==> flow/design.v <==
module APB_master(input Transfer,               
                  input Wr_Rd,                  
                  input [4:0] Address,          
                  input [31:0] write_data,      
                  output reg [31:0] read_data,  
                  input PCLK,                   
                  input PRESETn,                
                  input PREADY,                 
                  input [31:0] PRDATA,          
                  input PSLVERR,                
                  output [4:0] PADDR,           
                  output PSELx,                 
                  output PENABLE,               
                  output PWRITE,                
                  output [31:0] PWDATA);        
    parameter IDLE = 2'b00, SETUP = 2'b01, ACCESS = 2'b10;
    (* fsm_encoding = "none" *) reg [1:0] ps;
    reg [1:0] ns;
    reg [4:0]  paddr_q;
    reg        pwrite_q;
    reg [31:0] pwdata_q;
    wire setup_open = PRESETn && Transfer && (ps == SETUP);
    always @(posedge PCLK) begin
        if (!PRESETn)
            ps <= IDLE;
        else
            ps <= ns;
    end
    always @(*) begin
        if (!PRESETn  || !Transfer)
            ns = IDLE;
        else
        begin
            case (ps)
                IDLE:    ns = SETUP;
                SETUP:   ns = PSLVERR ? IDLE : ACCESS;
                ACCESS:  ns = PSLVERR ? IDLE : (PREADY ? SETUP : ACCESS);
                default: ns = IDLE;
            endcase
        end
    end
    assign PSELx   = (ps == SETUP) || (ps == ACCESS);
    assign PENABLE = (ps == ACCESS);
    always @(posedge PCLK) begin
        if (setup_open) begin
            paddr_q  <= Address;
            pwrite_q <= Wr_Rd;
            if (Wr_Rd)
                pwdata_q <= write_data;
        end
    end
    assign PADDR  = setup_open ? Address : paddr_q;
    assign PWRITE = setup_open ? Wr_Rd   : pwrite_q;
    assign PWDATA = (setup_open && Wr_Rd) ? write_data : pwdata_q;
    always @(posedge PCLK) begin
        if (PRESETn && PSELx && PENABLE && PREADY && !PSLVERR && !PWRITE)
            read_data <= PRDATA;
    end
endmodule
module APB_slave(input PCLK,                
                 input PRESETn,             
                 input [4:0] PADDR,         
                 input PSELx,               
                 input PENABLE,             
                 input PWRITE,              
                 input [31:0]PWDATA,        
                 output PREADY,             
                 output [31:0] PRDATA,      
                 output PSLVERR);           
    reg [31:0] mem [0:31];  
    assign PREADY  = PRESETn && PSELx && PENABLE;
    assign PSLVERR = 1'b0;
    always @(posedge PCLK) begin
        if (PRESETn && PSELx && PENABLE && PWRITE)
            mem[PADDR] <= PWDATA;
    end
    assign PRDATA = mem[PADDR];
endmodule
module APB_top(input PCLK,
               input PRESETn,
               input Transfer,
               input Wr_Rd,
               input [4:0] Address,
               input [31:0] write_data,
               output [31:0] read_data);
    wire [4:0] PADDR;
    wire [31:0] PWDATA,PRDATA;
    wire PSELx,PENABLE,PWRITE,PREADY,PSLVERR;
    APB_master Design_master(Transfer,Wr_Rd,Address,write_data,read_data,PCLK,PRESETn,PREADY,PRDATA,PSLVERR,PADDR,PSELx,PENABLE,PWRITE,PWDATA);
    APB_slave Design_slave(PCLK,PRESETn,PADDR,PSELx,PENABLE,PWRITE,PWDATA,PREADY,PRDATA,PSLVERR);
endmodule
# == From RTL to reports: APB_top ==
# What the tools print for APB_top, step after step.
# Line numbers count from 1 in the design file above.
# Cell names lack the library's common part.
# Not given: n/a
# design
top,APB_top
clk_port,PCLK
lib,sky130hd
corner,tt_025C_1v80

# == Word level ==
# Yosys after proc, flatten, opt, wreduce and memory -nomap, before mapping. Enables and synchronous resets that opt folds into registers are not counted as muxes. Print and check cells are not counted. Equal cells are merged and count once.
# Memory sizes are those after Yosys's memory passes, which may raise the word count (mostly to a power of two), join words into wider ones and drop unused or constant bits.
# op_classes
addsub,0
mul,0
div_mod_pow,0
compare,0
equal,2
n_shift,0
muxes,8
n_logic,1
n_reduce_logical,15
# op_table
operator,n
two-way mux 32 bit,2
two-way mux 5 bit,2
logical AND 1 bit,7
parallel mux 2 bit (select 3 bit),1
zero test 1 bit,3
logical OR 1 bit,2
equality test 2 x 1 -> 1 bit with constant B,1
equality test 2 bit with constant B,1
zero test 2 bit,1
AND reduction 2 bit,1
OR reduction 2 bit,1
two-way mux 2 bit,1
two-way mux 1 bit,2
inverter 1 bit,1
# bits
regBits,40
latchBits,0
mem_bits_rw,1024
mem_bits_ro,0
clocked_rd_ports_x_width,32
memories,1
in_bits,41
output_inout_bits,32
elab_cells,31
# memory_table
memory,size,width,rd,wr,line_no,text
Design_slave.mem,32,32,1,1,70,reg [31:0] mem [0:31];

# == Logic depth ==
# Longest topological path by Yosys (ltp), each cell counted once; first at word level (registers and memories cut), then after technology mapping (sequential cells cut; the memories' decode and read muxes count).
# depth
word_depth,6
ABC_AREA,0
mapped_depth,10
ltp_nobuf,7

# == Mapped cells and area ==
# Source: synth_stat.txt of the flow (Yosys; design flattened, memories mapped). It holds for the ABC_AREA given above (unset counts as 0); a run with the other value may have another netlist.
# mapped
stdcells,2338
area_um2,41652.4
seq_area_um2,32831.5
flip_flops,1096
buf_cells,134
# by_type
cell,n,type_area_um2
edfxtp_1,1088,3.27E+04
mux4_2,141,3.18E+03
nand2_1,356,1.34E+03
a21oi_1,241,1.21E+03
a22oi_1,115,863.328
nand3_1,121,605.581
mux2_2,33,371.606
buf_2,67,335.322
nand4_1,32,200.192
clkbuf_1,46,172.666
dfxtp_1,8,160.154
nor2_1,34,127.622
buf_4,12,90.086
mux2i_4,4,90.086
and2_1,8,50.048
nor2b_1,6,37.536
nor3_1,7,35.034
buf_6,3,33.782
# Other cell types: 6; their cells: 16.
# The figures by module come from a second, unflattened synthesis with its own total; it is not the netlist above.
# hier_totals
cells_unflattened,2213
area_unflattened_um2,41934.0
# Each row is one instance without its submodules.
# modules
mod,n_inst,n_cells,mod_area_um2,mod_seq_area_um2
APB_slave,1,2081,39123.8,30749.5
APB_master,1,132,2810.2,2082.0
APB_top,1,0,0.0,0.0

# == Path before layout ==
# Source: OpenSTA report_checks on the synthesized netlist (no wires, ideal clock, input and output delay 20% of the period each), path of least setup slack; recovery checks are left aside. Register names are those of the netlist, which keeps one name where synthesis merged equal registers.
# synth_timing
kind,input to register
start,input port PRESETn
end,memory Design_slave.mem[0][0]
tclk_ns,5.0
in_delay_ns,1.000
setup_ns,0.421
t_first_pin_ns,1.000
t_arrival_ns,3.713
t_required_ns,4.579
path_slack_ns,0.866
path_delay_ns,3.134
stages,8
n_path_buf,4
synth_period_reached_ns,4.134
# "path_delay_ns" is the arrival time less input delay plus setup time.
# "stages": output pins that drive a net of the path, with the launching flip-flop's if there is one; two outputs of one cell count as two.
# "synth_period_reached_ns" is the clock period less the worst setup slack; recovery checks do not enter. This is arithmetic on one report: input and output delays are still those of the set period (20% each).
# The rows between start and end are the longest chain of elaborated cells between them; the timing report does not say that the signal goes this way. Where chains are equally long, one stands for them.
# A line is the first line of the expression or statement that the cell stems from. Yosys adds cells for indexed reads and writes and turns some case tables into memories.
# The path ends at the enable pin of a flip-flop; only ways to that pin are counted.
# synth_via
path_cell_list,nand4b_4 mux2i_4 buf_6 buf_6 buf_4 buf_2 nand2_1 nor2_1
elab_chain_cells,5
cone_cells,9
cone_classes,4 x mux; 5 x reduce/logical
# synth_rtl
item,line_no,text
"start, declared",80,"input PRESETn,"
logical AND 1 bit x2,22,wire setup_open = PRESETn && Transfer && (ps == SETUP);
two-way mux 1 bit,53,assign PWRITE = setup_open ? Wr_Rd   : pwrite_q;
logical AND 1 bit,74,if (PRESETn && PSELx && PENABLE && PWRITE)
two-way mux 5 bit,74,
"end, declared",70,reg [31:0] mem [0:31];

# == Timing after layout ==
# Path of least setup slack in the final report of job 1 (OpenROAD, finished layout, wires in). Where an end is a register, its clock arrival counts in the times.
# layout_timing
kind,register to register
start,register Design_master.ps[1]
end,register Design_master.read_data[30]
tclk_ns,2.65
setup_ns,0.24
t_first_pin_ns,0.71
t_arrival_ns,3.14
t_required_ns,3.12
path_slack_ns,-0.02
stages,11
n_path_buf,5
# The rows between start and end are the longest chain of elaborated cells between them; the timing report does not say that the signal goes this way. Where chains are equally long, one stands for them.
# layout_via
path_cell_list,dfxtp_2 nand4b_4 mux2i_4 buf_12 buf_12 buf_16 buf_4 mux4_2 a22oi_2 nand4_1 buf_4
elab_chain_cells,5
cone_cells,10
cone_classes,2 x eq/ne; 2 x mux; 6 x reduce/logical
# layout_rtl
item,line_no,text
"start, declared",17,"(* fsm_encoding = ""none"" *) reg [1:0] ps;"
"start, assigned",25,ps <= IDLE;
"start, assigned",27,ps <= ns;
equality test 2 x 1 -> 1 bit,42,assign PSELx   = (ps == SETUP) || (ps == ACCESS);
logical OR 1 bit,42,
logical AND 1 bit x2,71,assign PREADY  = PRESETn && PSELx && PENABLE;
logical AND 1 bit,56,if (PRESETn && PSELx && PENABLE && PREADY && !PSLVERR && !PWRITE)
"end, declared",5,"output reg [31:0] read_data,"

# Settings and measured results of 3 stored flow runs for module APB_top (sky130hd), not sorted in any way. The constraints put input and output delay at 20% of the set period each and load the outputs with 0.01 pF.
# "timing.achieved_period_ns" is the run's clock period less its worst setup slack. It is reckoned from that one timing run; input and output delays stay at 20% of the period that was set.
# "timing.worst_path_ns" is the time allowed to the run's worst setup path (the clock period less input and output delay, where it has them) less its slack. Clock arrival times count: a late capture clock shortens it, a late launch clock lengthens it.
# By "design_power_mw" is meant OpenSTA's value without simulated activity: inputs other than the clock are taken to toggle once in ten clock periods, and the tool carries that through the logic.
# Among the settings, -- means not set for that run.
run name,CELL_PAD_IN_SITES_DETAIL_PLACEMENT,CORE_ASPECT_RATIO,CORE_UTILIZATION,CTS_CLUSTER_DIAMETER,GPL_ROUTABILITY_DRIVEN,MAX_ROUTING_LAYER,PLACE_DENSITY_LB_ADDON,TNS_END_PERCENT,period_ns,CAP_MARGIN,CORE_MARGIN,SLEW_MARGIN,GPL_TIMING_DRIVEN,HOLD_SLACK_MARGIN,SETUP_SLACK_MARGIN,CTS_CLUSTER_SIZE,MIN_ROUTING_LAYER,PLACE_DENSITY,layout_utilization_pct,setupTns_ns,worst_hold_slack_ns,design.die.area_um2,stdcell_area_um2,synth_chip_area_um2,timing.setup.ws_ns,timing.achieved_period_ns,design_power_mw,timing.worst_path_ns,worstPathKind
job 1,2,1.37,26,135,0,met5,0.28,35,2.65,20,2,20,--,--,--,--,--,--,33.5,-0.016,0.388,163459.0,53179.8,41652.4,-0.016,2.666,41.887,2.67,register to register
job 2,--,--,34,--,1,--,0.07,--,5.75,20,2,20,1,0.08,0.55,--,--,--,40.2,0.000,0.473,125323.0,48935.7,41652.4,1.528,4.222,18.923,3.07,input to register
job 3,--,--,33,106,0,--,--,--,5.0,10,2,0,0,--,0.17,91,met1,0.59,37.4,0.000,0.489,129079.0,46870.0,41652.4,0.170,4.830,17.828,3.83,input to register
